==> flow/design.v <==
  module cfs_synch#(
    parameter DATA_WIDTH = 32
  ) (
    input                       clk,
    input     [DATA_WIDTH-1:0]  i,
    output reg[DATA_WIDTH-1:0]  o
  );
    always@(posedge clk) begin
      o <= i;
    end
  endmodule
  module cfs_edge_detect #(parameter bit EDGE = 1, parameter bit RESET_VAL = !EDGE)(
    input clk,
    input reset_n,
    input data,
    output reg detected
  );
    reg dly1_data;
    always@(posedge clk or negedge reset_n) begin
      if(reset_n == 0) begin
        dly1_data <= RESET_VAL;
      end
      else begin
        dly1_data <= data;
      end
    end
    assign detected = ((data == EDGE) & (dly1_data == !EDGE));
  endmodule
  module cfs_synch_fifo #(
     parameter DATA_WIDTH = 32,
     parameter FIFO_DEPTH = 8,
     parameter CDC        = 1,
    localparam CNT_WIDTH = $clog2(FIFO_DEPTH)
  ) (
    input                       reset_n,
    input                       push_clk,
    input                       push_valid,
    input[DATA_WIDTH-1:0]       push_data,
    output wire                 push_ready,
    output wire                 push_full,
    output wire                 push_empty,
    output reg[CNT_WIDTH:0]     push_fifo_lvl,
    input                       pop_clk,
    output wire                 pop_valid,
    output wire[DATA_WIDTH-1:0] pop_data,
    input                       pop_ready,
    output wire                 pop_full,
    output wire                 pop_empty,
    output reg[CNT_WIDTH:0]     pop_fifo_lvl
  );
    reg[DATA_WIDTH-1:0] fifo[0:FIFO_DEPTH-1];
    wire[CNT_WIDTH-1:0] rd_ptr_push;
    reg[CNT_WIDTH-1:0]  rd_ptr_pop;
    reg[CNT_WIDTH-1:0] next_wr_ptr_push;
    reg[CNT_WIDTH-1:0] next_rd_ptr_pop;
    reg[CNT_WIDTH-1:0] wr_ptr_push;
    wire[CNT_WIDTH-1:0] wr_ptr_pop;
    reg[CNT_WIDTH:0] push_fifo_lvl_dly;
    reg[CNT_WIDTH:0] pop_fifo_lvl_dly;
    always_comb begin
      if(wr_ptr_push == FIFO_DEPTH - 1) begin
        next_wr_ptr_push = 0;
      end
      else begin
        next_wr_ptr_push = wr_ptr_push + 1;
      end
    end
    always@(posedge push_clk or negedge reset_n) begin
      if(reset_n == 0) begin
        push_fifo_lvl_dly  <= 0;
      end
      else begin
        push_fifo_lvl_dly <= push_fifo_lvl;
      end
    end
    always@(posedge pop_clk or negedge reset_n) begin
      if(reset_n == 0) begin
        pop_fifo_lvl_dly  <= 0;
      end
      else begin
        pop_fifo_lvl_dly <= pop_fifo_lvl;
      end
    end
    assign push_empty = (push_fifo_lvl == 0);
    assign push_full  = (push_fifo_lvl == FIFO_DEPTH);
    always@(posedge push_clk or negedge reset_n) begin
      if(reset_n == 0) begin
        wr_ptr_push <= 0;
      end
      else begin
        if(push_valid & push_ready) begin
          fifo[wr_ptr_push] <= push_data;
          wr_ptr_push       <= next_wr_ptr_push;
        end
      end
    end
    assign push_ready = push_valid & !push_full;
    always_comb begin
      if(rd_ptr_pop == FIFO_DEPTH - 1) begin
        next_rd_ptr_pop = 0;
      end
      else begin
        next_rd_ptr_pop = rd_ptr_pop + 1;
      end
    end
    assign pop_empty = (pop_fifo_lvl == 0);
    assign pop_full  = (pop_fifo_lvl == FIFO_DEPTH);
    always@(posedge pop_clk or negedge reset_n) begin
      if(reset_n == 0) begin
        rd_ptr_pop <= 0;
      end
      else begin
        if(pop_valid & pop_ready) begin
          rd_ptr_pop <= next_rd_ptr_pop;
        end
      end
    end
    always_comb begin
      if(wr_ptr_push == rd_ptr_push) begin
        if(push_fifo_lvl_dly >= FIFO_DEPTH - 1) begin
          push_fifo_lvl = FIFO_DEPTH;
        end
        else begin
          push_fifo_lvl = 0;
        end
      end
      else if(wr_ptr_push > rd_ptr_push) begin
        push_fifo_lvl = wr_ptr_push - rd_ptr_push;
      end
      else begin
        push_fifo_lvl = FIFO_DEPTH - (rd_ptr_push - wr_ptr_push);
      end
    end
    always_comb begin
      if(wr_ptr_pop == rd_ptr_pop) begin
        if(pop_fifo_lvl_dly >= FIFO_DEPTH - 1) begin
          pop_fifo_lvl = FIFO_DEPTH;
        end
        else begin
          pop_fifo_lvl = 0;
        end
      end
      else if(wr_ptr_pop > rd_ptr_pop) begin
        pop_fifo_lvl = wr_ptr_pop - rd_ptr_pop;
      end
      else begin
        pop_fifo_lvl = FIFO_DEPTH - (rd_ptr_pop - wr_ptr_pop);
      end
    end
    assign pop_valid = !pop_empty;
    assign pop_data  = fifo[rd_ptr_pop];
    if(CDC == 1) begin
      cfs_synch#(CNT_WIDTH) synch_wr_ptr_push2pop(
        .clk(pop_clk),
        .i(wr_ptr_push),
        .o(wr_ptr_pop)
      );
      cfs_synch#(CNT_WIDTH) synch_rd_ptr_pop2push(
        .clk(push_clk),
        .i(rd_ptr_pop),
        .o(rd_ptr_push)
      );
    end
    else begin
       assign wr_ptr_pop  = wr_ptr_push;
       assign rd_ptr_push = rd_ptr_pop;
    end
  endmodule
  module cfs_rx_ctrl #(
    parameter ALGN_DATA_WIDTH       = 32,
    parameter STATUS_CNT_DROP_WIDTH = 8,
    localparam int unsigned ALGN_OFFSET_WIDTH = ALGN_DATA_WIDTH <= 8 ? 1 : $clog2(ALGN_DATA_WIDTH/8),
    localparam int unsigned ALGN_SIZE_WIDTH   = $clog2(ALGN_DATA_WIDTH/8)+1,
    localparam int unsigned FIFO_DATA_WIDTH   = ALGN_DATA_WIDTH + ALGN_OFFSET_WIDTH + ALGN_SIZE_WIDTH
  )(
    input                                  preset_n,
    input                                  pclk,
    input                                  clr_cnt_dop,
    output wire[STATUS_CNT_DROP_WIDTH-1:0] status_cnt_drop,
    input                                  md_rx_clk,
    input                                  md_rx_valid,
    input[ALGN_DATA_WIDTH-1:0]             md_rx_data,
    input[ALGN_OFFSET_WIDTH-1:0]           md_rx_offset,
    input[ALGN_SIZE_WIDTH-1:0]             md_rx_size,
    output wire                            md_rx_ready,
    output reg                             md_rx_err,
    output wire                            push_valid,
    output wire[FIFO_DATA_WIDTH-1:0]       push_data,
    input                                  push_ready,
    input                                  rx_fifo_full
    );
    localparam int unsigned DATA_MSB = ALGN_DATA_WIDTH-1;
    localparam int unsigned DATA_LSB = 0;
    localparam int unsigned OFFSET_MSB = ALGN_DATA_WIDTH+ALGN_OFFSET_WIDTH-1;
    localparam int unsigned OFFSET_LSB = ALGN_DATA_WIDTH;
    localparam int unsigned SIZE_MSB = ALGN_DATA_WIDTH+ALGN_OFFSET_WIDTH+ALGN_SIZE_WIDTH-1;
    localparam int unsigned SIZE_LSB = ALGN_DATA_WIDTH+ALGN_OFFSET_WIDTH;
    reg[STATUS_CNT_DROP_WIDTH-1:0] md_rx_clk_status_cnt_drop;
    cfs_synch#(STATUS_CNT_DROP_WIDTH) synch_status_cnt_drop(
      .clk(pclk),
      .i  (clr_cnt_dop ? {STATUS_CNT_DROP_WIDTH{1'b0}} : md_rx_clk_status_cnt_drop),
      .o  (status_cnt_drop)
    );
    always@(posedge md_rx_clk or negedge preset_n) begin
      if(!preset_n) begin
        md_rx_clk_status_cnt_drop <= 0;
      end
      else if(clr_cnt_dop) begin
        md_rx_clk_status_cnt_drop <= 0;
      end
      else begin
        if(md_rx_valid & md_rx_ready & md_rx_err) begin
          if(md_rx_clk_status_cnt_drop < (('h1 << STATUS_CNT_DROP_WIDTH) - 1)) begin
            md_rx_clk_status_cnt_drop <= md_rx_clk_status_cnt_drop + 1;
          end
        end
      end
    end
    wire[ALGN_SIZE_WIDTH:0]   md_rx_numer;
    wire[ALGN_SIZE_WIDTH-1:0] md_rx_rem;
    assign md_rx_numer = (ALGN_DATA_WIDTH / 8) + md_rx_offset;
    assign md_rx_rem   = md_rx_numer % md_rx_size;
    always_comb begin
      if(md_rx_valid == 1) begin
        if(md_rx_size == 0) begin
          md_rx_err = 1;
        end
        else if(md_rx_rem != 0) begin
          md_rx_err = 1;
        end
        else begin
          md_rx_err = 0;
        end
      end
      else begin
        md_rx_err = 0;
      end
    end
    assign md_rx_ready = (push_valid & push_ready) | md_rx_err;
    assign push_valid = md_rx_valid & !md_rx_err;
    assign push_data[SIZE_MSB  :SIZE_LSB]   = md_rx_size;
    assign push_data[OFFSET_MSB:OFFSET_LSB] = md_rx_offset;
    assign push_data[DATA_MSB  :DATA_LSB]   = md_rx_data;
  endmodule
  module cfs_tx_ctrl #(
    parameter ALGN_DATA_WIDTH = 32,
    localparam int unsigned ALGN_OFFSET_WIDTH = ALGN_DATA_WIDTH <= 8 ? 1 : $clog2(ALGN_DATA_WIDTH/8),
    localparam int unsigned ALGN_SIZE_WIDTH   = $clog2(ALGN_DATA_WIDTH/8)+1,
    localparam int unsigned FIFO_DATA_WIDTH   = ALGN_DATA_WIDTH + ALGN_OFFSET_WIDTH + ALGN_SIZE_WIDTH
  )(
    input                              pop_valid,
    input[FIFO_DATA_WIDTH-1:0]         pop_data,
    output wire                        pop_ready,
    output wire                        md_tx_valid,
    output wire[ALGN_DATA_WIDTH-1:0]   md_tx_data,
    output wire[ALGN_OFFSET_WIDTH-1:0] md_tx_offset,
    output wire[ALGN_SIZE_WIDTH-1:0]   md_tx_size,
    input                              md_tx_ready
    );
    localparam int unsigned DATA_MSB = ALGN_DATA_WIDTH-1;
    localparam int unsigned DATA_LSB = 0;
    localparam int unsigned OFFSET_MSB = ALGN_DATA_WIDTH+ALGN_OFFSET_WIDTH-1;
    localparam int unsigned OFFSET_LSB = ALGN_DATA_WIDTH;
    localparam int unsigned SIZE_MSB = ALGN_DATA_WIDTH+ALGN_OFFSET_WIDTH+ALGN_SIZE_WIDTH-1;
    localparam int unsigned SIZE_LSB = ALGN_DATA_WIDTH+ALGN_OFFSET_WIDTH;
    assign pop_ready    = pop_valid & md_tx_ready;
    assign md_tx_valid  = pop_valid;
    assign md_tx_data   = pop_data[DATA_MSB:DATA_LSB];
    assign md_tx_offset = pop_data[OFFSET_MSB:OFFSET_LSB];
    assign md_tx_size   = pop_data[SIZE_MSB:SIZE_LSB];
  endmodule
  module cfs_ctrl #(
    parameter ALGN_DATA_WIDTH = 32,
    localparam int unsigned ALGN_OFFSET_WIDTH = ALGN_DATA_WIDTH <= 8 ? 1 : $clog2(ALGN_DATA_WIDTH/8),
    localparam int unsigned ALGN_SIZE_WIDTH   = $clog2(ALGN_DATA_WIDTH/8)+1,
    localparam int unsigned FIFO_WIDTH        = ALGN_DATA_WIDTH + ALGN_OFFSET_WIDTH + ALGN_SIZE_WIDTH
  )(
    input                        reset_n,
    input                        clk,
    input                        pop_valid,
    input[FIFO_WIDTH-1:0]        pop_data,
    output reg                   pop_ready,
    output reg                   push_valid,
    output reg[FIFO_WIDTH-1:0]   push_data,
    input                        push_ready,
    input[ALGN_OFFSET_WIDTH-1:0] ctrl_offset,
    input[ALGN_SIZE_WIDTH-1:0]   ctrl_size
    );
    localparam int unsigned DATA_MSB = ALGN_DATA_WIDTH-1;
    localparam int unsigned DATA_LSB = 0;
    localparam int unsigned OFFSET_MSB = ALGN_DATA_WIDTH+ALGN_OFFSET_WIDTH-1;
    localparam int unsigned OFFSET_LSB = ALGN_DATA_WIDTH;
    localparam int unsigned SIZE_MSB = ALGN_DATA_WIDTH+ALGN_OFFSET_WIDTH+ALGN_SIZE_WIDTH-1;
    localparam int unsigned SIZE_LSB = ALGN_DATA_WIDTH+ALGN_OFFSET_WIDTH;
    reg[ALGN_OFFSET_WIDTH-1:0] unaligned_offset;
    reg[ALGN_SIZE_WIDTH-1:0] unaligned_size;
    reg[ALGN_DATA_WIDTH-1:0] unaligned_data;
    reg[ALGN_SIZE_WIDTH-1:0] unaligned_bytes_processed;
    reg[ALGN_SIZE_WIDTH-1:0] aligned_bytes_processed;
    always@(posedge clk or negedge reset_n) begin
      if(reset_n == 0) begin
        pop_ready                 <= 1;
        push_valid                <= 0;
        push_data                 <= 0;
        unaligned_offset          <= 0;
        unaligned_size            <= 0;
        unaligned_data            <= 0;
        unaligned_bytes_processed <= 0;
        aligned_bytes_processed   <= 0;
      end
      else begin
        if((push_valid == 1) & (push_ready == 0)) begin
          if(unaligned_bytes_processed >= unaligned_size) begin
            if((pop_valid == 1) && (pop_ready == 1)) begin
              pop_ready                 <= 0;
              unaligned_offset          <= pop_data[OFFSET_MSB:OFFSET_LSB];
              unaligned_size            <= pop_data[SIZE_MSB:SIZE_LSB];
              unaligned_data            <= pop_data[DATA_MSB:DATA_LSB];
              unaligned_bytes_processed <= 0;
            end
            else if((pop_valid == 1) && (pop_ready == 0)) begin
              pop_ready <= 1;
            end
            else begin
              pop_ready <= 1;
            end
          end
          else begin
            pop_ready <= 0;
          end
        end
        else if((push_valid == 1) & (push_ready == 1)) begin
          if(unaligned_bytes_processed >= unaligned_size) begin
            if((pop_valid == 1) && (pop_ready == 1)) begin
              if(pop_data[SIZE_MSB:SIZE_LSB] >= ctrl_size) begin
                push_valid                       <= 1;
                push_data[DATA_MSB:DATA_LSB]     <= ((('h1 << (ctrl_size * 8)) - 1) & (pop_data[DATA_MSB:DATA_LSB] >> (pop_data[OFFSET_MSB:OFFSET_LSB] * 8))) << (8 * ctrl_offset);
                push_data[SIZE_MSB:SIZE_LSB]     <= ctrl_size;
                push_data[OFFSET_MSB:OFFSET_LSB] <= ctrl_offset;
                unaligned_offset                 <= pop_data[OFFSET_MSB:OFFSET_LSB];
                unaligned_size                   <= pop_data[SIZE_MSB:SIZE_LSB];
                unaligned_data                   <= pop_data[DATA_MSB:DATA_LSB];
                unaligned_bytes_processed        <= ctrl_size;
                aligned_bytes_processed          <= 0;
                if(pop_data[SIZE_MSB:SIZE_LSB] > ctrl_size) begin
                  pop_ready <= 0;
                end
                else begin
                  pop_ready <= 1;
                end
              end
              else begin
                push_valid              <= 0;
                push_data               <= ((('h1 << (pop_data[SIZE_MSB:SIZE_LSB] * 8)) - 1) & (pop_data[DATA_MSB:DATA_LSB] >> (pop_data[OFFSET_MSB:OFFSET_LSB] * 8))) << (8 * ctrl_offset);
                aligned_bytes_processed <= pop_data[SIZE_MSB:SIZE_LSB];
              end
            end
            else if((pop_valid == 1) && (pop_ready == 0)) begin
              pop_ready               <= 1;
              push_valid              <= 0;
              push_data               <= 0;
              aligned_bytes_processed <= 0;
            end
            else begin
              pop_ready               <= 1;
              push_valid              <= 0;
              push_data               <= 0;
              aligned_bytes_processed <= 0;
            end
          end
          else begin
            if((unaligned_size - unaligned_bytes_processed) >= ctrl_size) begin
              push_valid                       <= 1;
              push_data[DATA_MSB:DATA_LSB]     <= ((('h1 << (ctrl_size * 8)) - 1) & (unaligned_data >> ((unaligned_offset + unaligned_bytes_processed) * 8))) << (8 * ctrl_offset);
              push_data[SIZE_MSB:SIZE_LSB]     <= ctrl_size;
              push_data[OFFSET_MSB:OFFSET_LSB] <= ctrl_offset;
              unaligned_bytes_processed        <= unaligned_bytes_processed + ctrl_size;
              aligned_bytes_processed          <= 0;
              if(unaligned_bytes_processed + ctrl_size >= unaligned_size) begin
                pop_ready <= 1;
              end
            end
            else begin
              push_valid                <= 0;
              push_data                 <= ((('h1 << ((unaligned_size - unaligned_bytes_processed) * 8)) - 1) & (unaligned_data >> ((unaligned_offset + unaligned_bytes_processed) * 8))) << (8 * ctrl_offset);
              unaligned_bytes_processed <= unaligned_size;
              aligned_bytes_processed   <= unaligned_size - unaligned_bytes_processed;
              pop_ready <= 1;
            end
          end
        end
        else begin
          if(unaligned_bytes_processed >= unaligned_size) begin
            if((pop_valid == 1) && (pop_ready == 1)) begin
              if(pop_data[SIZE_MSB:SIZE_LSB] >= (ctrl_size - aligned_bytes_processed)) begin
                push_valid                       <= 1;
                push_data[DATA_MSB:DATA_LSB]     <= push_data[DATA_MSB:DATA_LSB] | (((('h1 << ((ctrl_size - aligned_bytes_processed) * 8)) - 1) & (pop_data[DATA_MSB:DATA_LSB] >> (pop_data[OFFSET_MSB:OFFSET_LSB] * 8))) << (8 * (ctrl_offset + aligned_bytes_processed)));
                push_data[SIZE_MSB:SIZE_LSB]     <= ctrl_size;
                push_data[OFFSET_MSB:OFFSET_LSB] <= ctrl_offset;
                unaligned_offset                 <= pop_data[OFFSET_MSB:OFFSET_LSB];
                unaligned_size                   <= pop_data[SIZE_MSB:SIZE_LSB];
                unaligned_data                   <= pop_data[DATA_MSB:DATA_LSB];
                unaligned_bytes_processed        <= ctrl_size - aligned_bytes_processed;
                if(pop_data[SIZE_MSB:SIZE_LSB] == (ctrl_size - aligned_bytes_processed)) begin
                  pop_ready <= 1;
                end
                else begin
                  pop_ready <= 0;
                end
              end
              else begin
                push_valid                <= 0;
                push_data                 <= push_data | (((('h1 << (pop_data[SIZE_MSB:SIZE_LSB] * 8)) - 1) & (pop_data[DATA_MSB:DATA_LSB] >> (pop_data[OFFSET_MSB:OFFSET_LSB] * 8))) << (8 * (ctrl_offset + aligned_bytes_processed)));
                aligned_bytes_processed   <= aligned_bytes_processed + pop_data[SIZE_MSB:SIZE_LSB];
                unaligned_offset          <= pop_data[OFFSET_MSB:OFFSET_LSB];
                unaligned_size            <= pop_data[SIZE_MSB:SIZE_LSB];
                unaligned_data            <= pop_data[DATA_MSB:DATA_LSB];
                unaligned_bytes_processed <= pop_data[SIZE_MSB:SIZE_LSB];
                pop_ready                 <= 1;
              end
            end
            else if((pop_valid == 1) && (pop_ready == 0)) begin
              pop_ready <= 1;
            end
            else begin
              pop_ready <= 1;
            end
          end
          else begin
            if(unaligned_size - unaligned_bytes_processed >= (ctrl_size - aligned_bytes_processed)) begin
              push_valid                       <= 1;
              push_data[DATA_MSB:DATA_LSB]     <= push_data[DATA_MSB:DATA_LSB] | (((('h1 << ((ctrl_size - aligned_bytes_processed) * 8)) - 1) & (unaligned_data >> ((unaligned_offset + unaligned_bytes_processed) * 8))) << (8 * (ctrl_offset + aligned_bytes_processed)));
              push_data[SIZE_MSB:SIZE_LSB]     <= ctrl_size;
              push_data[OFFSET_MSB:OFFSET_LSB] <= ctrl_offset;
              unaligned_bytes_processed        <= unaligned_bytes_processed + ctrl_size - aligned_bytes_processed;
              if(unaligned_bytes_processed + ctrl_size - aligned_bytes_processed >= unaligned_size) begin
                pop_ready <= 1;
              end
              else begin
                pop_ready <= 0;
              end
            end
            else begin
              push_valid                <= 0;
              push_data                 <= push_data | (((('h1 << ((unaligned_size - unaligned_bytes_processed) * 8)) - 1) & (unaligned_data >> ((unaligned_offset + unaligned_bytes_processed) * 8))) << (8 * (ctrl_offset + aligned_bytes_processed)));
              aligned_bytes_processed   <= aligned_bytes_processed + (unaligned_size - unaligned_bytes_processed) ;
              unaligned_bytes_processed <= unaligned_size;
              pop_ready <= 1;
            end
          end
        end
      end
    end
  endmodule
  module cfs_regs#(
    parameter APB_ADDR_WIDTH        = 16,
    parameter ALGN_DATA_WIDTH       = 32,
    parameter STATUS_CNT_DROP_WIDTH = 8,
    parameter STATUS_RX_LVL_WIDTH   = 4,
    parameter STATUS_TX_LVL_WIDTH   = 4,
    localparam int unsigned APB_DATA_WIDTH  = 32,
    localparam int unsigned ALGN_OFFSET_WIDTH = ALGN_DATA_WIDTH <= 8 ? 1 : $clog2(ALGN_DATA_WIDTH/8),
    localparam int unsigned ALGN_SIZE_WIDTH   = $clog2(ALGN_DATA_WIDTH/8)+1) (
    input wire                            pclk,
    input wire                            presetn,
    input wire[APB_ADDR_WIDTH-1:0]        paddr,
    input wire                            pwrite,
    input wire                            psel,
    input wire                            penable,
    input wire[APB_DATA_WIDTH-1:0]        pwdata,
    output reg                            pready,
    output reg[APB_DATA_WIDTH-1:0]        prdata,
    output reg                            pslverr,
    output reg[ALGN_OFFSET_WIDTH-1:0]     ctrl_offset,
    output reg[ALGN_SIZE_WIDTH-1:0]       ctrl_size,
    output reg                            ctrl_clr,
    input wire[STATUS_CNT_DROP_WIDTH-1:0] status_cnt_drop,
    input wire[STATUS_RX_LVL_WIDTH-1:0]   status_rx_lvl,
    input wire[STATUS_TX_LVL_WIDTH-1:0]   status_tx_lvl,
    input wire                            rx_fifo_empty,
    input wire                            rx_fifo_full,
    input wire                            tx_fifo_empty,
    input wire                            tx_fifo_full,
    input wire                            max_drop,
    output wire                           irq
  );
    localparam ADDR_CTRL    = 'h0000;
    localparam ADDR_STATUS  = 'h000c;
    localparam ADDR_IRQEN   = 'h00f0;
    localparam ADDR_IRQ     = 'h00f4;
    localparam LSB_CTRL_SIZE   = 0;
    localparam LSB_CTRL_OFFSET = 8;
    localparam LSB_CTRL_CLR    = 16;
    localparam LSB_STATUS_CNT_DROP = 0;
    localparam LSB_STATUS_RX_LVL   = 8;
    localparam LSB_STATUS_TX_LVL   = 16;
    localparam LSB_IRQEN_RX_FIFO_EMPTY = 0;
    localparam LSB_IRQEN_RX_FIFO_FULL  = 1;
    localparam LSB_IRQEN_TX_FIFO_EMPTY = 2;
    localparam LSB_IRQEN_TX_FIFO_FULL  = 3;
    localparam LSB_IRQEN_MAX_DROP      = 4;
    localparam LSB_IRQ_RX_FIFO_EMPTY = LSB_IRQEN_RX_FIFO_EMPTY;
    localparam LSB_IRQ_RX_FIFO_FULL  = LSB_IRQEN_RX_FIFO_FULL;
    localparam LSB_IRQ_TX_FIFO_EMPTY = LSB_IRQEN_TX_FIFO_EMPTY;
    localparam LSB_IRQ_TX_FIFO_FULL  = LSB_IRQEN_TX_FIFO_FULL;
    localparam LSB_IRQ_MAX_DROP      = LSB_IRQEN_MAX_DROP;
    wire[APB_ADDR_WIDTH-1:0] addr_aligned;
    assign addr_aligned = {paddr[APB_ADDR_WIDTH-1:2], 2'b00};
    reg wr_ctrl_is_illegal;
    wire[ALGN_SIZE_WIDTH-1:0] ctrl_size_wr_val;
    assign ctrl_size_wr_val = pwdata[LSB_CTRL_SIZE + ALGN_SIZE_WIDTH - 1 : LSB_CTRL_SIZE];
    wire[ALGN_OFFSET_WIDTH-1:0] ctrl_offset_wr_val;
    assign ctrl_offset_wr_val = pwdata[LSB_CTRL_OFFSET + ALGN_OFFSET_WIDTH - 1 : LSB_CTRL_OFFSET];
    reg[APB_DATA_WIDTH-1:0] ctrl_rd_val;
    wire[ALGN_SIZE_WIDTH:0]   ctrl_wr_numer;
    wire[ALGN_SIZE_WIDTH-1:0] ctrl_wr_rem;
    assign ctrl_wr_numer = (ALGN_DATA_WIDTH / 8) + ctrl_offset_wr_val;
    assign ctrl_wr_rem   = ctrl_wr_numer % ctrl_size_wr_val;
    reg irqen_rx_fifo_empty;
    reg irqen_rx_fifo_full;
    reg irqen_tx_fifo_empty;
    reg irqen_tx_fifo_full;
    reg irqen_max_drop;
    reg irq_rx_fifo_empty;
    reg irq_rx_fifo_full;
    reg irq_tx_fifo_empty;
    reg irq_tx_fifo_full;
    reg irq_max_drop;
    always_comb begin
      ctrl_rd_val = 0;
      ctrl_rd_val[LSB_CTRL_SIZE   + ALGN_SIZE_WIDTH   - 1 : LSB_CTRL_SIZE]   = ctrl_size;
      ctrl_rd_val[LSB_CTRL_OFFSET + ALGN_OFFSET_WIDTH - 1 : LSB_CTRL_OFFSET] = ctrl_offset;
    end
    reg[APB_DATA_WIDTH-1:0] status_rd_val;
    always_comb begin
      status_rd_val = 0;
      status_rd_val[LSB_STATUS_CNT_DROP+ STATUS_CNT_DROP_WIDTH-1:LSB_STATUS_CNT_DROP] = status_cnt_drop;
      status_rd_val[LSB_STATUS_RX_LVL  + STATUS_RX_LVL_WIDTH-1  :LSB_STATUS_RX_LVL]   = status_rx_lvl;
      status_rd_val[LSB_STATUS_TX_LVL  + STATUS_TX_LVL_WIDTH-1  :LSB_STATUS_TX_LVL]   = status_tx_lvl;
    end
    reg[APB_DATA_WIDTH-1:0] irqen_rd_val;
    always_comb begin
      irqen_rd_val = 0;
      irqen_rd_val[LSB_IRQEN_RX_FIFO_EMPTY] = irqen_rx_fifo_empty;
      irqen_rd_val[LSB_IRQEN_RX_FIFO_FULL]  = irqen_rx_fifo_full;
      irqen_rd_val[LSB_IRQEN_TX_FIFO_EMPTY] = irqen_tx_fifo_empty;
      irqen_rd_val[LSB_IRQEN_TX_FIFO_FULL]  = irqen_tx_fifo_full;
      irqen_rd_val[LSB_IRQEN_MAX_DROP]      = irqen_max_drop;
    end
    reg[APB_DATA_WIDTH-1:0] irq_rd_val;
    always_comb begin
      irq_rd_val = 0;
      irq_rd_val[LSB_IRQEN_RX_FIFO_EMPTY] = irq_rx_fifo_empty;
      irq_rd_val[LSB_IRQEN_RX_FIFO_FULL]  = irq_rx_fifo_full;
      irq_rd_val[LSB_IRQEN_TX_FIFO_EMPTY] = irq_tx_fifo_empty;
      irq_rd_val[LSB_IRQEN_TX_FIFO_FULL]  = irq_tx_fifo_full;
      irq_rd_val[LSB_IRQEN_MAX_DROP]      = irq_max_drop;
    end
    wire edge_rx_fifo_empty;
    wire edge_rx_fifo_full;
    wire edge_tx_fifo_empty;
    wire edge_tx_fifo_full;
    wire edge_max_drop;
    cfs_edge_detect #(.EDGE(1), .RESET_VAL(1)) edge_detect_rx_fifo_empty(.clk(pclk), .reset_n(presetn), .data(rx_fifo_empty), .detected(edge_rx_fifo_empty));
    cfs_edge_detect #(.EDGE(1), .RESET_VAL(0)) edge_detect_rx_fifo_full( .clk(pclk), .reset_n(presetn), .data(rx_fifo_full),  .detected(edge_rx_fifo_full));
    cfs_edge_detect #(.EDGE(1), .RESET_VAL(1)) edge_detect_tx_fifo_empty(.clk(pclk), .reset_n(presetn), .data(tx_fifo_empty), .detected(edge_tx_fifo_empty));
    cfs_edge_detect #(.EDGE(1), .RESET_VAL(0)) edge_detect_tx_fifo_full( .clk(pclk), .reset_n(presetn), .data(tx_fifo_full),  .detected(edge_tx_fifo_full));
    cfs_edge_detect #(.EDGE(1), .RESET_VAL(0)) edge_detect_max_drop(     .clk(pclk), .reset_n(presetn), .data(max_drop),      .detected(edge_max_drop));
    assign irq = 
      (edge_rx_fifo_empty & irqen_rx_fifo_empty) | 
      (edge_rx_fifo_full  & irqen_rx_fifo_full)  | 
      (edge_tx_fifo_empty & irqen_tx_fifo_empty) | 
      (edge_tx_fifo_full  & irqen_tx_fifo_full) | 
      (edge_max_drop      & irqen_max_drop);
    always@(posedge pclk or negedge presetn) begin
      if(presetn == 0) begin
        ctrl_offset <= 0;
        ctrl_size   <= 1;
        irqen_rx_fifo_empty <= 0;
        irqen_rx_fifo_full  <= 0;
        irqen_tx_fifo_empty <= 0;
        irqen_tx_fifo_full  <= 0;
        irqen_max_drop      <= 0;
        irq_rx_fifo_empty <= 0;
        irq_rx_fifo_full  <= 0;
        irq_tx_fifo_empty <= 0;
        irq_tx_fifo_full  <= 0;
        irq_max_drop      <= 0;
        wr_ctrl_is_illegal <= 0;
        ctrl_clr           <= 0;
        pready             <= 0;
        pslverr            <= 0;
        prdata             <= 0;
      end
      else begin
        ctrl_clr <= 0;
        if(psel == 1 && penable == 1) begin
          if(pready == 0) begin
            case(addr_aligned) 
              ADDR_CTRL : begin
                if(pwrite) begin
                  if(wr_ctrl_is_illegal == 0) begin
                    if(ctrl_size_wr_val == 0) begin
                      wr_ctrl_is_illegal <= 1;
                      pready             <= 0;
                      pslverr            <= 0;
                    end
                    else if(ctrl_wr_rem != 0) begin
                      wr_ctrl_is_illegal <= 1;
                      pready             <= 0;
                      pslverr            <= 0;
                    end
                    else if(ctrl_offset_wr_val + ctrl_size_wr_val > (ALGN_DATA_WIDTH / 8)) begin
                      wr_ctrl_is_illegal <= 1;
                      pready             <= 0;
                      pslverr            <= 0;
                    end
                    else begin
                      wr_ctrl_is_illegal <= 0;
                      pready             <= 1;
                      pslverr            <= 0;
                      ctrl_size          <= ctrl_size_wr_val;
                      ctrl_offset        <= ctrl_offset_wr_val;
                      ctrl_clr           <= pwdata[LSB_CTRL_CLR];
                    end
                  end
                  else begin
                    wr_ctrl_is_illegal <= 0;
                    pready             <= 1;
                    pslverr            <= 1;
                  end
                end
                else begin
                  prdata <= ctrl_rd_val;
                  pready <= 1;
                end
              end
              ADDR_STATUS : begin
                if(pwrite) begin
                  pready  <= 1;
                  pslverr <= 1;
                  prdata  <= 0;
                end
                else begin
                  pready  <= 1;
                  pslverr <= 0;
                  prdata  <= status_rd_val;
                end
              end
              ADDR_IRQEN : begin
                if(pwrite) begin
                  pready  <= 1;
                  pslverr <= 0;
                  irqen_rx_fifo_empty <= pwdata[LSB_IRQEN_RX_FIFO_EMPTY];
                  irqen_rx_fifo_full  <= pwdata[LSB_IRQEN_RX_FIFO_FULL];
                  irqen_tx_fifo_empty <= pwdata[LSB_IRQEN_TX_FIFO_EMPTY];
                  irqen_tx_fifo_full  <= pwdata[LSB_IRQEN_TX_FIFO_FULL];
                  irqen_max_drop      <= pwdata[LSB_IRQEN_MAX_DROP];
                end
                else begin
                  pready  <= 1;
                  pslverr <= 0;
                  prdata  <= irqen_rd_val;
                end
              end
              ADDR_IRQ : begin
                if(pwrite) begin
                  pready  <= 1;
                  pslverr <= 0;
                  irq_rx_fifo_empty <= irq_rx_fifo_empty & !pwdata[LSB_IRQEN_RX_FIFO_EMPTY];
                  irq_rx_fifo_full  <= irq_rx_fifo_full  & !pwdata[LSB_IRQEN_RX_FIFO_FULL];
                  irq_tx_fifo_empty <= irq_tx_fifo_empty & !pwdata[LSB_IRQEN_TX_FIFO_EMPTY];
                  irq_tx_fifo_full  <= irq_tx_fifo_full  & !pwdata[LSB_IRQEN_TX_FIFO_FULL];
                  irq_max_drop      <= irq_max_drop      & !pwdata[LSB_IRQEN_MAX_DROP];
                end
                else begin
                  pready  <= 1;
                  pslverr <= 0;
                  prdata  <= irq_rd_val;
                end
              end
              default : begin
                pready  <= 1;
                pslverr <= 1;
                prdata  <= 0;
              end
            endcase
          end
          else begin
            pready  <= 0;
            pslverr <= 0;
            prdata  <= 0;
          end
        end
        else begin
          pready  <= 0;
          pslverr <= 0;
          prdata  <= 0;
        end
        if(edge_rx_fifo_empty) begin
          irq_rx_fifo_empty <= 1;
        end
        if(edge_rx_fifo_full) begin
          irq_rx_fifo_full <= 1;
        end
        if(edge_tx_fifo_empty) begin
          irq_tx_fifo_empty <= 1;
        end
        if(edge_tx_fifo_full) begin
          irq_tx_fifo_full <= 1;
        end
        if(edge_max_drop) begin
          irq_max_drop <= 1;
        end
      end
    end
  endmodule
  module cfs_aligner_core#(
    parameter APB_ADDR_WIDTH  = 16,
    parameter ALGN_DATA_WIDTH = 32,
    parameter FIFO_DEPTH      = 8,
     parameter CDC_RX_TO_REG  = 1,
     parameter CDC_REG_TO_TX  = 1,
    localparam int unsigned STATUS_CNT_DROP_WIDTH = 8,
    localparam int unsigned APB_DATA_WIDTH  = 32,
    localparam int unsigned ALGN_OFFSET_WIDTH = ALGN_DATA_WIDTH <= 8 ? 1 : $clog2(ALGN_DATA_WIDTH/8),
    localparam int unsigned ALGN_SIZE_WIDTH   = $clog2(ALGN_DATA_WIDTH/8)+1
  ) (
    input wire pclk,
    input wire preset_n,
    input wire[APB_ADDR_WIDTH-1:0]    paddr,
    input wire                        pwrite,
    input wire                        psel,
    input wire                        penable,
    input wire[APB_DATA_WIDTH-1:0]    pwdata,
    output wire                       pready,
    output reg[APB_DATA_WIDTH-1:0]    prdata,
    output reg                        pslverr,
    input                             md_rx_clk,
    input                             md_rx_valid,
    input[ALGN_DATA_WIDTH-1:0]        md_rx_data,
    input[ALGN_OFFSET_WIDTH-1:0]      md_rx_offset,
    input[ALGN_SIZE_WIDTH-1:0]        md_rx_size,
    output reg                        md_rx_ready,
    output reg                        md_rx_err,
    input                             md_tx_clk,
    output reg                        md_tx_valid,
    output reg[ALGN_DATA_WIDTH-1:0]   md_tx_data,
    output reg[ALGN_OFFSET_WIDTH-1:0] md_tx_offset,
    output reg[ALGN_SIZE_WIDTH-1:0]   md_tx_size,
    input                             md_tx_ready,
    input                             md_tx_err,
    output wire                       irq
  );
    localparam int unsigned FIFO_WIDTH        = ALGN_DATA_WIDTH + ALGN_OFFSET_WIDTH + ALGN_SIZE_WIDTH;
    localparam int unsigned FIFO_LVL_WIDTH    = $clog2(FIFO_DEPTH) + 1;
    wire[STATUS_CNT_DROP_WIDTH-1:0] rx_ctrl_2_regs_status_cnt_drop;
    wire                            regs_2_rx_ctrl_ctrl_clr;
    wire                            rx_ctrl_2_rx_fifo_push_valid;
    wire[FIFO_WIDTH-1:0]            rx_ctrl_2_rx_fifo_push_data;
    wire                            rx_fifo_2_rx_ctrl_push_ready;
    wire                            rx_fifo_2_rx_ctrl_push_full;
    wire                            rx_fifo_2_regs_fifo_full;
    wire                            rx_fifo_2_regs_fifo_empty;
    wire[FIFO_LVL_WIDTH-1:0]        rx_fifo_2_regs_fifo_lvl;
    wire[FIFO_LVL_WIDTH-1:0]        tx_fifo_2_regs_fifo_lvl;
    wire                            tx_fifo_2_regs_fifo_empty;
    wire                            tx_fifo_2_regs_fifo_full;
    wire                            tx_fifo_2_tx_ctrl_pop_valid;
    wire[FIFO_WIDTH-1:0]            tx_fifo_2_tx_ctrl_pop_data;
    wire                            tx_fifo_2_tx_ctrl_pop_ready;
    wire                            rx_fifo_2_ctrl_pop_valid;
    wire[FIFO_WIDTH-1:0]            rx_fifo_2_ctrl_pop_data;
    wire                            rx_fifo_2_ctrl_pop_ready;
    wire                            ctrl_2_tx_fifo_push_valid;
    wire[FIFO_WIDTH-1:0]            ctrl_2_tx_fifo_push_data;
    wire                            ctrl_2_tx_fifo_push_ready;
    wire[ALGN_OFFSET_WIDTH-1:0]     regs_2_ctrl_ctrl_offset;
    wire[ALGN_SIZE_WIDTH-1:0]       regs_2_ctrl_ctrl_size;
    cfs_rx_ctrl #(
      .ALGN_DATA_WIDTH      (ALGN_DATA_WIDTH),
      .STATUS_CNT_DROP_WIDTH(STATUS_CNT_DROP_WIDTH)
    ) rx_ctrl (
      .preset_n       (preset_n),
      .pclk           (pclk),
      .status_cnt_drop(rx_ctrl_2_regs_status_cnt_drop),
      .clr_cnt_dop    (regs_2_rx_ctrl_ctrl_clr),
      .md_rx_clk      (md_rx_clk),
      .md_rx_valid    (md_rx_valid),
      .md_rx_data     (md_rx_data),
      .md_rx_offset   (md_rx_offset),
      .md_rx_size     (md_rx_size),
      .md_rx_ready    (md_rx_ready),
      .md_rx_err      (md_rx_err),
      .push_valid     (rx_ctrl_2_rx_fifo_push_valid),
      .push_data      (rx_ctrl_2_rx_fifo_push_data),
      .push_ready     (rx_fifo_2_rx_ctrl_push_ready),
      .rx_fifo_full   (rx_fifo_2_rx_ctrl_push_full)
    );
    cfs_synch_fifo #(
      .DATA_WIDTH(FIFO_WIDTH),
      .FIFO_DEPTH(FIFO_DEPTH),
      .CDC(       CDC_RX_TO_REG)) rx_fifo (
      .reset_n      (preset_n),
      .push_clk     (md_rx_clk),
      .push_valid   (rx_ctrl_2_rx_fifo_push_valid),
      .push_data    (rx_ctrl_2_rx_fifo_push_data),
      .push_ready   (rx_fifo_2_rx_ctrl_push_ready),
      .push_full    (rx_fifo_2_rx_ctrl_push_full),
      .push_empty   (),
      .push_fifo_lvl(),
      .pop_clk      (pclk),
      .pop_valid    (rx_fifo_2_ctrl_pop_valid),
      .pop_data     (rx_fifo_2_ctrl_pop_data),
      .pop_ready    (rx_fifo_2_ctrl_pop_ready),
      .pop_full     (rx_fifo_2_regs_fifo_full),
      .pop_empty    (rx_fifo_2_regs_fifo_empty),
      .pop_fifo_lvl (rx_fifo_2_regs_fifo_lvl)
    );
    cfs_synch_fifo #(
      .DATA_WIDTH(FIFO_WIDTH),
      .FIFO_DEPTH(FIFO_DEPTH),
      .CDC(       CDC_REG_TO_TX)) tx_fifo (
      .reset_n   (preset_n),
      .push_clk  (pclk),
      .push_valid(ctrl_2_tx_fifo_push_valid),
      .push_data (ctrl_2_tx_fifo_push_data),
      .push_ready(ctrl_2_tx_fifo_push_ready),
      .push_full (tx_fifo_2_regs_fifo_full),
      .push_empty(tx_fifo_2_regs_fifo_empty),
      .push_fifo_lvl(tx_fifo_2_regs_fifo_lvl),
      .pop_clk   (md_tx_clk),
      .pop_valid (tx_fifo_2_tx_ctrl_pop_valid),
      .pop_data  (tx_fifo_2_tx_ctrl_pop_data),
      .pop_ready (tx_fifo_2_tx_ctrl_pop_ready),
      .pop_full  (),
      .pop_empty (),
      .pop_fifo_lvl ()
    );
    cfs_tx_ctrl #(
      .ALGN_DATA_WIDTH(ALGN_DATA_WIDTH)
    ) tx_ctrl (
      .pop_valid   (tx_fifo_2_tx_ctrl_pop_valid),
      .pop_data    (tx_fifo_2_tx_ctrl_pop_data),
      .pop_ready   (tx_fifo_2_tx_ctrl_pop_ready),
      .md_tx_valid (md_tx_valid),
      .md_tx_data  (md_tx_data),
      .md_tx_offset(md_tx_offset),
      .md_tx_size  (md_tx_size),
      .md_tx_ready (md_tx_ready)
    );
    cfs_ctrl #(
      .ALGN_DATA_WIDTH(ALGN_DATA_WIDTH)
    ) ctrl(
      .reset_n    (preset_n),
      .clk        (pclk),
      .pop_valid  (rx_fifo_2_ctrl_pop_valid),
      .pop_data   (rx_fifo_2_ctrl_pop_data),
      .pop_ready  (rx_fifo_2_ctrl_pop_ready),
      .push_valid (ctrl_2_tx_fifo_push_valid),
      .push_data  (ctrl_2_tx_fifo_push_data),
      .push_ready (ctrl_2_tx_fifo_push_ready),
      .ctrl_offset(regs_2_ctrl_ctrl_offset),
      .ctrl_size  (regs_2_ctrl_ctrl_size)
      );
    cfs_regs#(
      .APB_ADDR_WIDTH       (APB_ADDR_WIDTH),
      .STATUS_CNT_DROP_WIDTH(STATUS_CNT_DROP_WIDTH),
      .ALGN_DATA_WIDTH      (ALGN_DATA_WIDTH)) regs (
      .pclk           (pclk),
      .presetn        (preset_n),
      .paddr          (paddr),
      .pwrite         (pwrite),
      .psel           (psel),
      .penable        (penable),
      .pwdata         (pwdata),
      .pready         (pready),
      .prdata         (prdata),
      .pslverr        (pslverr),
      .ctrl_offset    (regs_2_ctrl_ctrl_offset),
      .ctrl_size      (regs_2_ctrl_ctrl_size),
      .ctrl_clr       (regs_2_rx_ctrl_ctrl_clr),
      .status_cnt_drop(rx_ctrl_2_regs_status_cnt_drop),
      .status_rx_lvl  (rx_fifo_2_regs_fifo_lvl),
      .status_tx_lvl  (tx_fifo_2_regs_fifo_lvl),
      .rx_fifo_empty  (rx_fifo_2_regs_fifo_empty),
      .rx_fifo_full   (rx_fifo_2_regs_fifo_full),
      .tx_fifo_empty  (tx_fifo_2_regs_fifo_empty),
      .tx_fifo_full   (tx_fifo_2_regs_fifo_full),
      .max_drop       (rx_ctrl_2_regs_status_cnt_drop == (('h1 << STATUS_CNT_DROP_WIDTH) - 1)),
      .irq            (irq)
    );
  endmodule
  module cfs_aligner#(
    parameter ALGN_DATA_WIDTH = 32,
    parameter FIFO_DEPTH      = 8,
    localparam int unsigned APB_ADDR_WIDTH    = 16,
    localparam int unsigned APB_DATA_WIDTH    = 32,
    localparam int unsigned ALGN_OFFSET_WIDTH = ALGN_DATA_WIDTH <= 8 ? 1 : $clog2(ALGN_DATA_WIDTH/8),
    localparam int unsigned ALGN_SIZE_WIDTH   = $clog2(ALGN_DATA_WIDTH/8)+1
  ) (
    input wire clk,
    input wire reset_n,
    input wire[APB_ADDR_WIDTH-1:0]    paddr,
    input wire                        pwrite,
    input wire                        psel,
    input wire                        penable,
    input wire[APB_DATA_WIDTH-1:0]    pwdata,
    output wire                       pready,
    output reg[APB_DATA_WIDTH-1:0]    prdata,
    output reg                        pslverr,
    input                             md_rx_valid,
    input[ALGN_DATA_WIDTH-1:0]        md_rx_data,
    input[ALGN_OFFSET_WIDTH-1:0]      md_rx_offset,
    input[ALGN_SIZE_WIDTH-1:0]        md_rx_size,
    output reg                        md_rx_ready,
    output reg                        md_rx_err,
    output reg                        md_tx_valid,
    output reg[ALGN_DATA_WIDTH-1:0]   md_tx_data,
    output reg[ALGN_OFFSET_WIDTH-1:0] md_tx_offset,
    output reg[ALGN_SIZE_WIDTH-1:0]   md_tx_size,
    input                             md_tx_ready,
    input                             md_tx_err,
    output reg                        irq
  );
    localparam int unsigned STATUS_CNT_DROP_WIDTH = 8;
    cfs_aligner_core#(
      .APB_ADDR_WIDTH( APB_ADDR_WIDTH),
      .ALGN_DATA_WIDTH(ALGN_DATA_WIDTH),
      .FIFO_DEPTH(     FIFO_DEPTH),
      .CDC_RX_TO_REG(  0),
      .CDC_REG_TO_TX(  0)) core (
      .pclk        (clk),
      .preset_n    (reset_n),
      .paddr       (paddr),
      .pwrite      (pwrite),
      .psel        (psel),
      .penable     (penable),
      .pwdata      (pwdata),
      .pready      (pready),
      .prdata      (prdata),
      .pslverr     (pslverr),
      .md_rx_clk   (clk),
      .md_rx_valid (md_rx_valid),
      .md_rx_data  (md_rx_data),
      .md_rx_offset(md_rx_offset),
      .md_rx_size  (md_rx_size),
      .md_rx_ready (md_rx_ready),
      .md_rx_err   (md_rx_err),
      .md_tx_clk   (clk),
      .md_tx_valid (md_tx_valid),
      .md_tx_data  (md_tx_data),
      .md_tx_offset(md_tx_offset),
      .md_tx_size  (md_tx_size),
      .md_tx_ready (md_tx_ready),
      .md_tx_err   (md_tx_err),
      .irq         (irq)
    );
  endmodule
---- Reports on cfs_aligner ----
The steps from the RTL of cfs_aligner to its reports follow in flow order.
Lines are those of the file above, counted from 1.
Operators carry their Yosys type and port widths (W data, S select, Z words).
Library cell names are shortened.
The mark n/a stands for no value.
design
  top ..................................... cfs_aligner
  clock input ............................. clk
  standard-cell library ................... sky130hd
  timing corner ........................... tt_025C_1v80

---- Word level ----
Counts by Yosys on the flattened word-level netlist (proc, flatten, opt, wreduce). Print and check cells are left out.
cells by class
  add/subtract/negate cells ............... 28
  $mul .................................... 0
  divide/modulo/power cells ............... 2
  magnitude comparators ................... 16
  equal/unequal tests ..................... 59
  shift-type cells ........................ 16
  multiplexer cells ....................... 174
  bitwise logic cells ..................... 53
  reductions and logical operators ........ 73
operators by type and width
  operator                 count
  $mux W32                 21
  $pmux W37 S8             2
  $and A32 B32 Y32         4
  $pmux W32 S4             1
  $mux W3                  41
  $mux W1                  78
  $sub A37 B1 Y37 const B  2
  $and A37 B37 Y37         2
  $or A37 B37 Y37          2
  $shl A37 B5 Y37          2
  $sub A32 B1 Y32 const B  2
  $or A32 B32 Y32          2
  $shl A32 B32 Y32         2
  $shl A32 B5 Y32          2
  $reduce_and A3 Y1        18
  $eq A3 B3 Y1 const B     16
  $mux W4                  10
  $shl A1 B32 Y37 const A  1
  $shl A1 B6 Y37 const A   1
  $shr A32 B5 Y37          1
  $shr A32 B7 Y37          1
  $shl A37 B32 Y37         1
  $shl A37 B7 Y37          1
  $reduce_and A4 Y1        9
  $reduce_bool A2 Y1       17
  $shl A1 B32 Y32 const A  1
  $shl A1 B6 Y32 const A   1
  $shr A32 B32 Y32         1
Not listed: further kinds 44, cells in them 179.
bit counts
  flip-flop bits (word level) ............. 774
  latch bits .............................. 0
  memory bits (writable) .................. 0
  ROM bits ................................ 0
  word width x clocked read ports ......... 0
  memory cells ............................ 0
  input port bits ......................... 93
  output and inout bits ................... 75
  word-level cells ........................ 479

---- Depth ----
Yosys ltp: most cells in a row. Word level: on the elaborated netlist, between registers, memories and ports. Mapped: between sequential cells and ports; inverters and the memories' decode and read muxes count.
depth
  depth after elaboration ................. 15
  ABC_AREA ................................ 0
  depth in mapped cells ................... 25
  depth with buffers taken out ............ 22

---- Netlist ----
Source: synth_stat.txt of the flow (Yosys; design flattened, memories mapped). It holds for the ABC_AREA given above (unset counts as 0); a run with the other value may have another netlist.
The area totals of this step are shown rounded.
synthesis totals
  mapped cells ............................ 2,805
  cell area after synthesis ............... 35,490 um2
  sequential area ......................... 21,750 um2
  flip-flop cells ......................... 752
  buffer cells ............................ 179
cell types
  cell      count  total area (um2)
  edfxtp_1  592    1.78E+04
  dfrtp_1   148    3.7E+03
  mux2_2    139    1.57E+03
  ha_1      80     1,000.96
  nand2_1   262    983.443
  o21ai_0   125    625.6
  nor2_1    161    604.33
  a222oi_1  51     510.49
  mux2i_1   49     490.47
  a22o_1    51     446.678
  nor3_1    81     405.389
  a21oi_1   80     400.384
  clkbuf_1  103    386.621
  a22oi_1   49     367.853
  a221oi_1  38     332.819
  a41oi_1   37     324.061
  fa_1      14     280.269
  inv_1     72     270.259
Other cell types: 86; their cells: 673.
By module: a second synthesis without flattening, with its own total; a netlist apart from the flattened one above.
second synthesis, totals
  cells (unflattened synthesis) ........... 2,589
  area total of the unflattened synthesis .. 34,720 um2
Each row is one instance without its submodules.
by module
  module                            times used  cells  area (um2)  sequential area (um2)
  cfs_synch_fifo                    2           685    11,890      9,239
  cfs_ctrl (ALGN_DATA_WIDTH=32)     1           815    6,894       2,053
  cfs_regs                          1           204    2,202       877.1
  cfs_rx_ctrl                       1           140    1,177       200.2
  cfs_tx_ctrl (ALGN_DATA_WIDTH=32)  1           39     291.5       0.0
  cfs_synch (DATA_WIDTH=8)          1           8      160.2       160.2
  cfs_edge_detect                   3           2      38.8        25.0
  cfs_edge_detect                   2           2      40.0        26.3
  cfs_aligner_core                  1           3      16.3        0.0
  cfs_aligner                       1           0      0.0         0.0

---- Worst setup path after synthesis ----
Source: OpenSTA report_checks on the synthesized netlist (no wires, ideal clock, input and output delay 20% of the period each), path of least setup slack; recovery checks are left aside. Register names are those of the netlist, which keeps one name where synthesis merged equal registers.
timing post-synthesis
  path kind ............................... input to output
  start point ............................. in md_rx_size[1]
  end point ............................... out md_rx_ready
  period .................................. 10.0 ns
  input delay ............................. 2.000 ns
  external output delay ................... 2.000 ns
  launch time at the first pin ............ 2.000 ns
  data arrival time ....................... 4.930 ns
  required time ........................... 8.000 ns
  path slack .............................. 3.070 ns
  path delay .............................. 2.930 ns
  stages on the path ...................... 13
  path buffers ............................ 0
  period reached after synthesis .......... 6.93 ns
"path delay" = arrival - input delay + setup time.
A path that ends at an output port has no setup time.
"stages on the path": output pins that drive a net of the path, with the launching flip-flop's if there is one; two outputs of one cell count as two.
"period reached after synthesis" = period - worst setup slack (recovery checks aside). The figure is calculated, with input and output delays left at 20% of the set period.
The rows between start and end are the longest chain of elaborated cells between them; the timing report does not say that the signal goes this way. Where chains are equally long, one stands for them.
Each line given opens the expression or statement behind the cell; cells for indexed reads and writes are added by Yosys, which also makes memories of some case tables.
on the way, post-synthesis
  cell sequence ........................... nor2_1 -> nand2_1 -> ha_1 -> o21a_1 -> o21ai_0 -> nor2b_1 -> mux2_2 -> ha_1 -> a21boi_0 -> a311o_1 -> o41ai_1 -> a21oi_1 -> nand2b_1
  cells in the longest elaborated chain ... 10
  elaborated cells between the ends (all ways) .. 11
  those cells by class .................... div (1); mux (3); logic (4); reduce/logical (3)
RTL lines, path post-synthesis
  item                line  RTL
  start: declaration  915   input[ALGN_SIZE_WIDTH-1:0]        md_rx_size,
  $mod A4 B3 Y4       222   assign md_rx_rem   = md_rx_numer % md_rx_size;
  $reduce_bool A3 Y1  228   else if(md_rx_rem != 0) begin
  $mux W1             228
  $mux W1             225   if(md_rx_size == 0) begin
  $mux W1             224   if(md_rx_valid == 1) begin
  $logic_not A1 Y1    240   assign push_valid = md_rx_valid & !md_rx_err;
  $and A1 B1 Y1       240
  $and A1 B1 Y1       97    assign push_ready = push_valid & !push_full;
  $and A1 B1 Y1       239   assign md_rx_ready = (push_valid & push_ready) | md_rx_err;
  $or A1 B1 Y1        239
  end: declaration    916   output reg                        md_rx_ready,
Nets of the timed path that keep an RTL name, with a line that drives or declares them; the list need not be complete.
named nets, post-synthesis
  signal     line
  md_rx_err  224

---- Timing after layout ----
From the final timing report of run A: the path of least setup slack in the routed layout; clock arrival at registers is part of the times.
timing after layout
  path kind ............................... input to output
  start point ............................. in md_rx_offset[1]
  end point ............................... out md_rx_ready
  period .................................. 15.3 ns
  input delay ............................. 3.06 ns
  external output delay ................... 3.06 ns
  launch time at the first pin ............ 3.06 ns
  data arrival time ....................... 7.63 ns
  required time ........................... 12.24 ns
  path slack .............................. 4.61 ns
  stages on the path ...................... 14
  path buffers ............................ 2
The rows between start and end are the longest chain of elaborated cells between them; the timing report does not say that the signal goes this way. Where chains are equally long, one stands for them.
on the way, after layout
  cell sequence ........................... clkdlybuf4s50_1 -> inv_1 -> ha_1 -> o21a_1 -> o21ai_0 -> nor2b_1 -> mux2_2 -> ha_1 -> a21boi_0 -> a311o_1 -> o41ai_1 -> a21oi_1 -> nand2b_1 -> clkdlybuf4s50_1
  cells in the longest elaborated chain ... 11
  elaborated cells between the ends (all ways) .. 11
  those cells by class .................... add/sub (1); div (1); mux (3); logic (4); reduce/logical (2)
RTL lines, path after layout
  item                line  RTL
  start: declaration  914   input[ALGN_OFFSET_WIDTH-1:0]      md_rx_offset,
  $add A3 B2 Y4       221   assign md_rx_numer = (ALGN_DATA_WIDTH / 8) + md_rx_offset;
  $mod A4 B3 Y4       222   assign md_rx_rem   = md_rx_numer % md_rx_size;
  $reduce_bool A3 Y1  228   else if(md_rx_rem != 0) begin
  $mux W1             228
  $mux W1             225   if(md_rx_size == 0) begin
  $mux W1             224   if(md_rx_valid == 1) begin
  $logic_not A1 Y1    240   assign push_valid = md_rx_valid & !md_rx_err;
  $and A1 B1 Y1       240
  $and A1 B1 Y1       97    assign push_ready = push_valid & !push_full;
  $and A1 B1 Y1       239   assign md_rx_ready = (push_valid & push_ready) | md_rx_err;
  $or A1 B1 Y1        239
  end: declaration    916   output reg                        md_rx_ready,

Hand-over note for cfs_aligner

Record of 6 stored runs of the RTL-to-layout flow on cfs_aligner, platform sky130hd. The runs are unordered. Constraints: input delay and output delay 20% of the set period each, output load 0.01 pF.
Measured values are rounded.

---- run A ----
settings
  CAP_MARGIN = 5
  CORE_MARGIN = 8
  CORE_UTILIZATION = 47
  GPL_ROUTABILITY_DRIVEN = 0
  GPL_TIMING_DRIVEN = 0
  PLACE_DENSITY_LB_ADDON = 0.15
  TNS_END_PERCENT = 20
  period_ns = 15.3
  SLEW_MARGIN = 20
results
  post-route utilization .................. 55.4%
  die size ................................ 84,550 um2
  synthesized cell area ................... 35,490 um2
  setup slack of the worst path ........... 4.610 ns
  worst hold slack ........................ 0.461 ns
  final setup TNS ......................... 0.000 ns

---- run B ----
settings
  ABC_AREA = 1
  CAP_MARGIN = 20
  CELL_PAD_IN_SITES_DETAIL_PLACEMENT = 1
  CORE_ASPECT_RATIO = 1.28
  CORE_MARGIN = 6
  GPL_ROUTABILITY_DRIVEN = 1
  PLACE_DENSITY = 0.4
  SETUP_SLACK_MARGIN = 2.5
  SLEW_MARGIN = 15
  TNS_END_PERCENT = 45
  period_ns = 11.9
  CORE_UTILIZATION = 40
results
  post-route utilization .................. 46.3%
  die size ................................ 97,060 um2
  synthesized cell area ................... 35,870 um2
  setup slack of the worst path ........... 3.222 ns
  worst hold slack ........................ 0.483 ns
  final setup TNS ......................... 0.000 ns

---- run C ----
settings
  ABC_AREA = 1
  CORE_MARGIN = 8
  CORE_UTILIZATION = 49
  CTS_CLUSTER_SIZE = 76
  GPL_TIMING_DRIVEN = 0
  MAX_ROUTING_LAYER = met5
  MIN_ROUTING_LAYER = met2
  PLACE_DENSITY_LB_ADDON = 0.2
  SETUP_SLACK_MARGIN = 1.32
  period_ns = 7.26
  CAP_MARGIN = 20
  SLEW_MARGIN = 20
results
  post-route utilization .................. 57.8%
  die size ................................ 82,120 um2
  synthesized cell area ................... 35,870 um2
  setup slack of the worst path ........... 1.426 ns
  worst hold slack ........................ 0.474 ns
  final setup TNS ......................... 0.000 ns

---- run D ----
settings
  ABC_AREA = 0
  CAP_MARGIN = 10
  CELL_PAD_IN_SITES_DETAIL_PLACEMENT = 2
  CORE_UTILIZATION = 35
  CTS_CLUSTER_SIZE = 41
  GPL_ROUTABILITY_DRIVEN = 1
  GPL_TIMING_DRIVEN = 1
  PLACE_DENSITY_LB_ADDON = 0.1
  SLEW_MARGIN = 35
  period_ns = 10.4
  CORE_MARGIN = 2
results
  post-route utilization .................. 41.1%
  die size ................................ 104,000 um2
  synthesized cell area ................... 35,490 um2
  setup slack of the worst path ........... 1.625 ns
  worst hold slack ........................ 0.467 ns
  final setup TNS ......................... 0.000 ns

---- run E ----
settings
  CORE_UTILIZATION = 40
  period_ns = 8.62
  CAP_MARGIN = 20
  CORE_MARGIN = 2
  SLEW_MARGIN = 20
results
  post-route utilization .................. 46.1%
  die size ................................ 91,110 um2
  synthesized cell area ................... 35,490 um2
  setup slack of the worst path ........... 0.545 ns
  worst hold slack ........................ 0.466 ns
  final setup TNS ......................... 0.000 ns

---- run F ----
settings
  CAP_MARGIN = 5
  CORE_UTILIZATION = 40
  CTS_CLUSTER_DIAMETER = 27
  GPL_ROUTABILITY_DRIVEN = 1
  HOLD_SLACK_MARGIN = 0.11
  TNS_END_PERCENT = 50
  period_ns = 10.0
  CORE_MARGIN = 2
  SLEW_MARGIN = 20
results
  post-route utilization .................. 50.2%
  die size ................................ 91,110 um2
  synthesized cell area ................... 35,490 um2
  setup slack of the worst path ........... 1.472 ns
  worst hold slack ........................ 0.464 ns
  final setup TNS ......................... 0.000 ns

End of note.
